==> flow/design.v <==
`timescale 1ns / 1ps
module rotr
    #(parameter BW = 64)
    (
        input [BW - 1:0] val,     
        input [5:0] n_1,          
        input [5:0] n_2,          
        output [BW - 1:0] out
    );
    assign out = ((val >> n_1) | (val << (BW - n_1))) ^ ((val >> n_2) | (val << (BW - n_2)));
endmodule
`timescale 1ns / 1ps
module round_counter (
    input clk,               
    input load,              
    input inc,               
    output reg [3:0] dout,   
    output reg done          
);
    always @(posedge clk) begin
        if (load) begin
            dout <= 0;        
            done <= 0;
        end
        else if (inc && !done) begin
            dout <= dout + 1;        
            if (dout == 4'd11)       
                done <= 1;
        end
    end
endmodule
`timescale 1ns / 1ps
module ascon_p_serial_multiround     
     #(parameter BW = 64) (
         input clk,
         input rstn,
         input en,                        
         input en_inc,                    
         input [2:0] slice_idx,           
         input [BW-1:0] slice_in,         
         output reg [BW-1:0] slice_out,   
         output done                      
     );
    reg [BW-1:0] state [0:4];
    wire [3:0] round;
    wire [BW*5 - 1:0] next_state_w;
    always @(posedge clk or negedge rstn) begin
        if (!rstn) begin
            state[0] <= 0; state[1] <= 0; state[2] <= 0;
            state[3] <= 0; state[4] <= 0;
        end else if (en) begin
            state[slice_idx] <= slice_in;
        end 
        else if (en_inc && !done) begin
            {state[0], state[1], state[2], state[3], state[4]} <= next_state_w;
        end
    end
    wire [BW-1:0] s_rc0, s_rc1, s_rc2, s_rc3, s_rc4;
    wire [BW-1:0] s_p1_0, s_p1_1, s_p1_2, s_p1_3, s_p1_4;
    wire [BW-1:0] t0, t1, t2, t3, t4;
    wire [BW-1:0] s_p2_0, s_p2_1, s_p2_2, s_p2_3, s_p2_4;
    wire [BW-1:0] s_sub_0, s_sub_1, s_sub_2, s_sub_3, s_sub_4;
    wire [BW-1:0] s_q0, s_q1, s_q2, s_q3, s_q4;
    wire [BW-1:0] s_ld_0, s_ld_1, s_ld_2, s_ld_3, s_ld_4;
    assign s_rc0 = state[0];
    assign s_rc1 = state[1];
    assign s_rc2 = state[2] ^ {{56'd0}, (8'd240 - 8'd15 * round)};  
    assign s_rc3 = state[3];
    assign s_rc4 = state[4];
    assign s_p1_0 = s_rc0 ^ s_rc4;
    assign s_p1_4 = s_rc4 ^ s_rc3;
    assign s_p1_2 = s_rc2 ^ s_rc1;
    assign s_p1_1 = s_rc1;
    assign s_p1_3 = s_rc3;
    assign t0 = (~s_p1_0) & s_p1_1;
    assign t1 = (~s_p1_1) & s_p1_2;
    assign t2 = (~s_p1_2) & s_p1_3;
    assign t3 = (~s_p1_3) & s_p1_4;
    assign t4 = (~s_p1_4) & s_p1_0;
    assign s_p2_0 = s_p1_0 ^ t1;
    assign s_p2_1 = s_p1_1 ^ t2;
    assign s_p2_2 = s_p1_2 ^ t3;
    assign s_p2_3 = s_p1_3 ^ t4;
    assign s_p2_4 = s_p1_4 ^ t0;
    assign s_sub_1 = s_p2_1 ^ s_p2_0;
    assign s_sub_0 = s_p2_0 ^ s_p2_4;
    assign s_sub_3 = s_p2_3 ^ s_p2_2;
    assign s_sub_2 = s_p2_2 ^ {BW{1'b1}};
    assign s_sub_4 = s_p2_4;
    assign s_ld_0 = s_sub_0 ^ s_q0;
    assign s_ld_1 = s_sub_1 ^ s_q1;
    assign s_ld_2 = s_sub_2 ^ s_q2;
    assign s_ld_3 = s_sub_3 ^ s_q3;
    assign s_ld_4 = s_sub_4 ^ s_q4;
    assign next_state_w = {s_ld_0, s_ld_1, s_ld_2, s_ld_3, s_ld_4};
    reg [BW-1:0] tmp_out;
    always @(*) begin
        case (slice_idx)
            3'd0: tmp_out = state[0];
            3'd1: tmp_out = state[1];
            3'd2: tmp_out = state[2];
            3'd3: tmp_out = state[3];
            3'd4: tmp_out = state[4];
            default: tmp_out = 0;
        endcase
    end
    always @(posedge clk or negedge rstn) begin
        if (!rstn)
            slice_out <= 'd0;
        else 
            slice_out <= tmp_out;
    end
    round_counter round_ctr (
        .clk(clk),
        .load(!rstn || en),    
        .inc(en_inc),
        .dout(round),
        .done(done)
    );
    rotr ROT0(.val(s_sub_0), .n_1(19), .n_2(28), .out(s_q0));
    rotr ROT1(.val(s_sub_1), .n_1(61), .n_2(39), .out(s_q1));
    rotr ROT2(.val(s_sub_2), .n_1(1),  .n_2(6),  .out(s_q2));
    rotr ROT3(.val(s_sub_3), .n_1(10), .n_2(17), .out(s_q3));
    rotr ROT4(.val(s_sub_4), .n_1(7),  .n_2(41), .out(s_q4));
endmodule
Wiki page: ascon_p_serial_multiround / tool data

**Reports on ascon_p_serial_multiround**

Module ascon_p_serial_multiround before and after one edit of its RTL, step after step.
Lines under "unedited" count in the file above, lines under "edited" in the edited file.
"difference": "edited" minus "unedited" as printed here. "rel. change": 100 x difference / "unedited".
Operators: Yosys type, input widths -> output width; for muxes data width and select width s.
Cell names lack the library's common part.
Not given: n/a

- Top: ascon_p_serial_multiround
- Clock port: clk
- Standard-cell library: sky130hd
- Timing corner: tt_025C_1v80

**Diff**

Unified diff, file above to edited file.
A script made this edit. It changes what the design does and was not meant as an optimisation.

```diff
@@ -105,10 +105,5 @@
         endcase
     end
-    always @(posedge clk or negedge rstn) begin
-        if (!rstn)
-            slice_out <= 'd0;
-        else 
-            slice_out <= tmp_out;
-    end
+    always @(*) slice_out = tmp_out;
     round_counter round_ctr (
         .clk(clk),
```

**Word-level counts**

Source: Yosys, flattened and elaborated. Widths are those after wreduce. Registers that Yosys merges into a memory's read port (data or address) are not register bits. Print and check cells do not count. Equal cells are merged and count once.

Cells by class:

| element | unedited | edited | difference | rel. change (%) |
|---|---|---|---|---|
| $mul | 1 | 1 | 0 | 0.00 |
| $add $sub $neg | 2 | 2 | 0 | 0.00 |
| reductions and logical operators | 12 | 12 | 0 | 0.00 |
| muxes and demuxes | 16 | 16 | 0 | 0.00 |
| bitwise logic cells | 43 | 43 | 0 | 0.00 |
| equal/unequal tests | 10 | 10 | 0 | 0.00 |

Operators by type and width:

| operator | unedited | edited | difference | rel. change (%) |
|---|---|---|---|---|
| $xor 64x64->64 | 21 | 21 | 0 | 0.00 |
| $mux 64 | 15 | 15 | 0 | 0.00 |
| $not 64->64 | 6 | 6 | 0 | 0.00 |
| $reduce_and 2->1 | 6 | 6 | 0 | 0.00 |
| $and 64x64->64 | 5 | 5 | 0 | 0.00 |
| $ne 2x1->1 const B | 5 | 5 | 0 | 0.00 |
| $eq 3x2->1 const B | 2 | 2 | 0 | 0.00 |
| $logic_not 1->1 | 2 | 2 | 0 | 0.00 |
| $add 4x1->4 const B | 1 | 1 | 0 | 0.00 |
| $eq 3x1->1 const B | 1 | 1 | 0 | 0.00 |
| $eq 3x3->1 const B | 1 | 1 | 0 | 0.00 |
| $eq 4x4->1 const B | 1 | 1 | 0 | 0.00 |
| $logic_and 1x1->1 | 1 | 1 | 0 | 0.00 |
| $logic_not 3->1 | 1 | 1 | 0 | 0.00 |
| $logic_or 1x1->1 | 1 | 1 | 0 | 0.00 |
| $mul 4x4->8 const A | 1 | 1 | 0 | 0.00 |
| $or 23x64->64 | 1 | 1 | 0 | 0.00 |
| $or 25x64->64 | 1 | 1 | 0 | 0.00 |
| $or 3x64->64 | 1 | 1 | 0 | 0.00 |
| $or 36x64->64 | 1 | 1 | 0 | 0.00 |
| $or 45x64->64 | 1 | 1 | 0 | 0.00 |
| $or 47x64->64 | 1 | 1 | 0 | 0.00 |
| $or 54x64->64 | 1 | 1 | 0 | 0.00 |
| $or 57x64->64 | 1 | 1 | 0 | 0.00 |
| $or 58x64->64 | 1 | 1 | 0 | 0.00 |
| $or 63x64->64 | 1 | 1 | 0 | 0.00 |
| $pmux 64 s5 | 1 | 1 | 0 | 0.00 |
| $reduce_bool 2->1 | 1 | 1 | 0 | 0.00 |

The list need not be complete.

Word-level totals:

| element | unedited | edited | difference | rel. change (%) |
|---|---|---|---|---|
| flip-flop bits (word level) | 389 | 325 | -64 | -16.45 |
| output and inout bits | 65 | 65 | 0 | 0.00 |
| input bits | 71 | 71 | 0 | 0.00 |

**Logic depth**

Depth = most cells in a row (Yosys ltp): at word level without a register or memory, in the mapped netlist without a sequential cell, where the memories' decode and read muxes count.

Depth:

| element | unedited | edited | difference | rel. change (%) |
|---|---|---|---|---|
| depth in word-level cells | 13 | 13 | 0 | 0.00 |
| ABC_AREA | 0 | 0 | n/a | n/a |
| mapped depth | 18 | 18 | 0 | 0.00 |
| depth with buffers taken out | 18 | 18 | 0 | 0.00 |

**Synthesis result**

Source: synth_stat.txt of the flow (Yosys; design flattened, memories mapped). It holds for the ABC_AREA given above (unset counts as 0); a run with the other value may have another netlist.

Mapped netlist:

| element | unedited | edited | difference | rel. change (%) |
|---|---|---|---|---|
| synthesis area (um2) | 32627.5 | 31004.7 | -1622.8 | -4.97 |
| cell count | 3699 | 3633 | -66 | -1.78 |
| flip-flop cells | 389 | 325 | -64 | -16.45 |
| buffers | 173 | 173 | 0 | 0.00 |
| sequential area (um2) | 9709.3 | 8107.8 | -1601.5 | -16.49 |

Cells by type:

| cell type | unedited | edited | difference | rel. change (%) |
|---|---|---|---|---|
| dfrtp_1 | 384 | 320 | -64 | -16.67 |
| o21ai_0 | 293 | 305 | +12 | +4.10 |
| a21oi_1 | 134 | 122 | -12 | -8.96 |
| a21boi_0 | 9 | 3 | -6 | -66.67 |
| xor2_1 | 301 | 305 | +4 | +1.33 |
| clkbuf_1 | 121 | 125 | +4 | +3.31 |
| a21boi_1 | 0 | 4 | +4 | n/a |
| xnor2_1 | 856 | 853 | -3 | -0.35 |
| nand2_1 | 378 | 376 | -2 | -0.53 |
| o211ai_1 | 164 | 162 | -2 | -1.22 |
| nand2b_1 | 84 | 86 | +2 | +2.38 |
| buf_2 | 27 | 25 | -2 | -7.41 |
| buf_1 | 25 | 23 | -2 | -8.00 |
| nor2_1 | 176 | 177 | +1 | +0.57 |
| mux2i_1 | 103 | 104 | +1 | +0.97 |
| a31oi_1 | 24 | 25 | +1 | +4.17 |
| xnor2_2 | 8 | 7 | -1 | -12.50 |
| or2_2 | 1 | 0 | -1 | -100.00 |

The list need not be complete.
The figures by module come from a second, unflattened synthesis with its own total; it is not the netlist above.

Unflattened totals:

| element | unedited | edited | difference | rel. change (%) |
|---|---|---|---|---|
| cells (unflattened synthesis) | 14934 | 14870 | -64 | -0.43 |
| area total of the unflattened synthesis (um2) | 127825.1 | 126224.8 | -1600.3 | -1.25 |

Each row is one instance without its submodules.

By module, unedited:

| module | area (um2) | instances | cells |
|---|---|---|---|
| rotr | 19806.5 | 5 | 2371 |
| ascon_p_serial_multiround | 28576.2 | 1 | 3058 |
| round_counter | 216.5 | 1 | 21 |

By module, edited:

| module | area (um2) | instances | cells |
|---|---|---|---|
| rotr | 19806.5 | 5 | 2371 |
| ascon_p_serial_multiround | 26975.9 | 1 | 2994 |
| round_counter | 216.5 | 1 | 21 |

**Worst setup path after synthesis**

OpenSTA on the mapped netlist: ideal clock, no wires. The path of least setup slack (recovery checks aside). Input and output delay are each 20% of the period. Register names are those of the netlist, which keeps one name where synthesis merged equal registers.

Timing after synthesis:

| element | unedited | edited | difference | rel. change (%) |
|---|---|---|---|---|
| path kind | register to register | register to register | n/a | n/a |
| from | reg round_ctr.dout[2] | reg round_ctr.dout[2] | n/a | n/a |
| to | reg state[3][53] | reg state[3][53] | n/a | n/a |
| delay of the path (ns) | 4.167 | 4.167 | 0.000 | 0.00 |
| stages | 18 | 18 | 0 | 0.00 |
| arrival (ns) | 4.034 | 4.034 | 0.000 | 0.00 |
| period (ns) | 4.2 | 4.2 | 0.0 | 0.00 |
| path slack (ns) | 0.033 | 0.033 | 0.000 | n/a |
| library setup time (ns) | 0.133 | 0.133 | 0.000 | n/a |
| launch time at the first pin (ns) | 0.000 | 0.000 | 0.000 | n/a |
| synthesis period reached (ns) | 4.167 | 4.167 | 0.000 | 0.00 |

"delay of the path" is the arrival time less input delay plus setup time.
"stages": output pins that drive a net of the path, with the launching flip-flop's if there is one; two outputs of one cell count as two.
"synthesis period reached" is the clock period less the worst setup slack; recovery checks do not enter. This is arithmetic on one report: input and output delays are still those of the set period (20% each).
The rows between start and end are the longest chain of elaborated cells between them; the timing report does not say that the signal goes this way. Where chains are equally long, one stands for them.
A line is the first line of the expression or statement that the cell stems from. Yosys adds cells for indexed reads and writes and turns some case tables into memories.

On the way, after synthesis, unedited:
- Path through: dfxtp_1 inv_1 fa_1 fa_1 inv_1 ha_1 inv_1 ha_1 a21o_1 a21oi_1 xnor2_1 ha_1 xnor2_1 xnor2_1 xor2_1 xnor2_1 o21ai_0 o21ai_0
- Cells in the longest elaborated chain: 11
- Elaborated cells on any way between the ends: 11

RTL lines, path after synthesis, unedited:

| element | line | RTL |
|---|---|---|
| from (decl) | 17 | `output reg [3:0] dout,` |
| from (assign) | 22 | `dout <= 0;` |
| from (assign) | 26 | `dout <= dout + 1;` |
| $mul 4x4->8 | 67 | `assign s_rc2 = state[2] ^ {{56'd0}, (8'd240 - 8'd15 * round)};` |
| $sub 8x8->8 | 67 |  |
| $xor 64x8->64 | 67 |  |
| $xor 64x64->64 | 72 | `assign s_p1_2 = s_rc2 ^ s_rc1;` |
| $xor 64x64->64 | 82 | `assign s_p2_2 = s_p1_2 ^ t3;` |
| $xor 64x64->64 | 87 | `assign s_sub_3 = s_p2_3 ^ s_p2_2;` |
| $or 47x64->64 | 10 | `assign out = ((val >> n_1) \| (val << (BW - n_1))) ^ ((val >> n_2) \| (val << (BW - n_2)));` |
| $xor 64x64->64 | 10 |  |
| $xor 64x64->64 | 93 | `assign s_ld_3 = s_sub_3 ^ s_q3;` |
| $mux 64 | 54 | `else if (en_inc && !done) begin` |
| $mux 64 | 51 | `end else if (en) begin` |
| to (assign) | 50 | `state[3] <= 0; state[4] <= 0;` |
| to (assign) | 52 | `state[slice_idx] <= slice_in;` |
| to (decl) | 44 | `reg [BW-1:0] state [0:4];` |

On the way, after synthesis, edited:
- Path through: dfxtp_1 inv_1 fa_1 fa_1 inv_1 ha_1 inv_1 ha_1 a21o_1 a21oi_1 xnor2_1 ha_1 xnor2_1 xnor2_1 xor2_1 xnor2_1 o21ai_0 o21ai_0
- Cells in the longest elaborated chain: 11
- Elaborated cells on any way between the ends: 11

RTL lines, path after synthesis, edited:

| element | line | RTL |
|---|---|---|
| from (decl) | 17 | `output reg [3:0] dout,` |
| from (assign) | 22 | `dout <= 0;` |
| from (assign) | 26 | `dout <= dout + 1;` |
| $mul 4x4->8 | 67 | `assign s_rc2 = state[2] ^ {{56'd0}, (8'd240 - 8'd15 * round)};` |
| $sub 8x8->8 | 67 |  |
| $xor 64x8->64 | 67 |  |
| $xor 64x64->64 | 72 | `assign s_p1_2 = s_rc2 ^ s_rc1;` |
| $xor 64x64->64 | 82 | `assign s_p2_2 = s_p1_2 ^ t3;` |
| $xor 64x64->64 | 87 | `assign s_sub_3 = s_p2_3 ^ s_p2_2;` |
| $or 47x64->64 | 10 | `assign out = ((val >> n_1) \| (val << (BW - n_1))) ^ ((val >> n_2) \| (val << (BW - n_2)));` |
| $xor 64x64->64 | 10 |  |
| $xor 64x64->64 | 93 | `assign s_ld_3 = s_sub_3 ^ s_q3;` |
| $mux 64 | 54 | `else if (en_inc && !done) begin` |
| $mux 64 | 51 | `end else if (en) begin` |
| to (assign) | 50 | `state[3] <= 0; state[4] <= 0;` |
| to (assign) | 52 | `state[slice_idx] <= slice_in;` |
| to (decl) | 44 | `reg [BW-1:0] state [0:4];` |

**Path in the finished layout**

From the final timing report of each run of set A: the path of least setup slack in the routed layout; clock arrival at registers is part of the times.

Timing after layout:

| element | unedited | edited | difference | rel. change (%) |
|---|---|---|---|---|
| path kind | register to register | register to register | n/a | n/a |
| from | reg round_ctr.dout[1] | reg round_ctr.dout[3] | n/a | n/a |
| to | reg state[3][51] | reg state[3][53] | n/a | n/a |
| library setup time (ns) | 0.14 | 0.16 | +0.02 | n/a |
| stages | 18 | 19 | +1 | +5.56 |
| path slack (ns) | 0.17 | 0.14 | -0.03 | n/a |
| arrival (ns) | 4.39 | 4.38 | -0.01 | -0.23 |
| period (ns) | 4.09 | 4.09 | 0.00 | 0.00 |
| launch time at the first pin (ns) | 0.62 | 0.59 | -0.03 | -4.84 |

The rows between start and end are the longest chain of elaborated cells between them; the timing report does not say that the signal goes this way. Where chains are equally long, one stands for them.

On the way, after layout, unedited:
- Path through: dfxtp_2 buf_4 ha_1 fa_1 inv_1 ha_1 fa_2 buf_4 xnor2_1 buf_4 xnor2_2 ha_1 xor2_2 xor2_2 xor2_1 xnor2_1 o21ai_1 o21ai_1
- Cells in the longest elaborated chain: 11
- Elaborated cells on any way between the ends: 11

RTL lines, path after layout, unedited:

| element | line | RTL |
|---|---|---|
| from (decl) | 17 | `output reg [3:0] dout,` |
| from (assign) | 22 | `dout <= 0;` |
| from (assign) | 26 | `dout <= dout + 1;` |
| $mul 4x4->8 | 67 | `assign s_rc2 = state[2] ^ {{56'd0}, (8'd240 - 8'd15 * round)};` |
| $sub 8x8->8 | 67 |  |
| $xor 64x8->64 | 67 |  |
| $xor 64x64->64 | 72 | `assign s_p1_2 = s_rc2 ^ s_rc1;` |
| $xor 64x64->64 | 82 | `assign s_p2_2 = s_p1_2 ^ t3;` |
| $xor 64x64->64 | 87 | `assign s_sub_3 = s_p2_3 ^ s_p2_2;` |
| $or 47x64->64 | 10 | `assign out = ((val >> n_1) \| (val << (BW - n_1))) ^ ((val >> n_2) \| (val << (BW - n_2)));` |
| $xor 64x64->64 | 10 |  |
| $xor 64x64->64 | 93 | `assign s_ld_3 = s_sub_3 ^ s_q3;` |
| $mux 64 | 54 | `else if (en_inc && !done) begin` |
| $mux 64 | 51 | `end else if (en) begin` |
| to (assign) | 50 | `state[3] <= 0; state[4] <= 0;` |
| to (assign) | 52 | `state[slice_idx] <= slice_in;` |
| to (decl) | 44 | `reg [BW-1:0] state [0:4];` |

On the way, after layout, edited:
- Path through: dfxtp_2 buf_4 fa_1 inv_2 ha_4 inv_2 ha_4 fa_2 a21o_1 a21oi_2 xnor2_2 ha_1 xnor2_2 xnor2_2 buf_4 xor2_1 xnor2_1 o21ai_1 o21ai_0
- Cells in the longest elaborated chain: 11
- Elaborated cells on any way between the ends: 11

RTL lines, path after layout, edited:

| element | line | RTL |
|---|---|---|
| from (decl) | 17 | `output reg [3:0] dout,` |
| from (assign) | 22 | `dout <= 0;` |
| from (assign) | 26 | `dout <= dout + 1;` |
| $mul 4x4->8 | 67 | `assign s_rc2 = state[2] ^ {{56'd0}, (8'd240 - 8'd15 * round)};` |
| $sub 8x8->8 | 67 |  |
| $xor 64x8->64 | 67 |  |
| $xor 64x64->64 | 72 | `assign s_p1_2 = s_rc2 ^ s_rc1;` |
| $xor 64x64->64 | 82 | `assign s_p2_2 = s_p1_2 ^ t3;` |
| $xor 64x64->64 | 87 | `assign s_sub_3 = s_p2_3 ^ s_p2_2;` |
| $or 47x64->64 | 10 | `assign out = ((val >> n_1) \| (val << (BW - n_1))) ^ ((val >> n_2) \| (val << (BW - n_2)));` |
| $xor 64x64->64 | 10 |  |
| $xor 64x64->64 | 93 | `assign s_ld_3 = s_sub_3 ^ s_q3;` |
| $mux 64 | 54 | `else if (en_inc && !done) begin` |
| $mux 64 | 51 | `end else if (en) begin` |
| to (assign) | 50 | `state[3] <= 0; state[4] <= 0;` |
| to (assign) | 52 | `state[slice_idx] <= slice_in;` |
| to (decl) | 44 | `reg [BW-1:0] state [0:4];` |

**Flow runs**

Both versions went through the flow (Yosys, OpenROAD) with the same settings in each pair. Constraints: input delay and output delay 20% of the set period each, output load 0.01 pF.

Settings, set A:
- CORE_UTILIZATION: 40
- period_ns: 4.09
- CAP_MARGIN: 20
- CORE_MARGIN: 2
- SLEW_MARGIN: 20

Results, set A:

| element | unedited | edited | difference | rel. change (%) |
|---|---|---|---|---|
| smallest setup slack (ns) | 0.174 | 0.142 | -0.032 | n/a |
| achieved period (ns) | 3.916 | 3.948 | +0.032 | +0.82 |
| mapped cell area after synthesis (um2) | 32627.5 | 31004.7 | -1622.8 | -4.97 |
| area inside the die boundary (um2) | 83868.2 | 79755.4 | -4112.8 | -4.90 |
| sum of negative setup slack (ns) | 0.000 | 0.000 | 0.000 | n/a |
| area of the standard cells in the finished layout (um2) | 38461.9 | 36408.7 | -2053.2 | -5.34 |

Settings, set B:
- ABC_AREA: 0
- CELL_PAD_IN_SITES_GLOBAL_PLACEMENT: 1
- CORE_ASPECT_RATIO: 1.56
- CORE_MARGIN: 9
- CORE_UTILIZATION: 32
- CTS_CLUSTER_SIZE: 41
- GPL_TIMING_DRIVEN: 0
- MIN_ROUTING_LAYER: met2
- PLACE_DENSITY_LB_ADDON: 0.17
- SETUP_SLACK_MARGIN: -0.01
- SLEW_MARGIN: 0
- period_ns: 6.63
- CAP_MARGIN: 20

Results, set B:

| element | unedited | edited | difference | rel. change (%) |
|---|---|---|---|---|
| smallest setup slack (ns) | 0.379 | 0.164 | -0.215 | n/a |
| achieved period (ns) | 6.251 | 6.466 | +0.215 | +3.44 |
| mapped cell area after synthesis (um2) | 32627.5 | 31004.7 | -1622.8 | -4.97 |
| area inside the die boundary (um2) | 114065.0 | 108696.0 | -5369.0 | -4.71 |
| sum of negative setup slack (ns) | 0.000 | 0.000 | 0.000 | n/a |
| area of the standard cells in the finished layout (um2) | 38748.4 | 36902.9 | -1845.5 | -4.76 |

"achieved period" means the clock period less the worst setup slack. The figure is calculated, with input and output delays left at 20% of the set period.
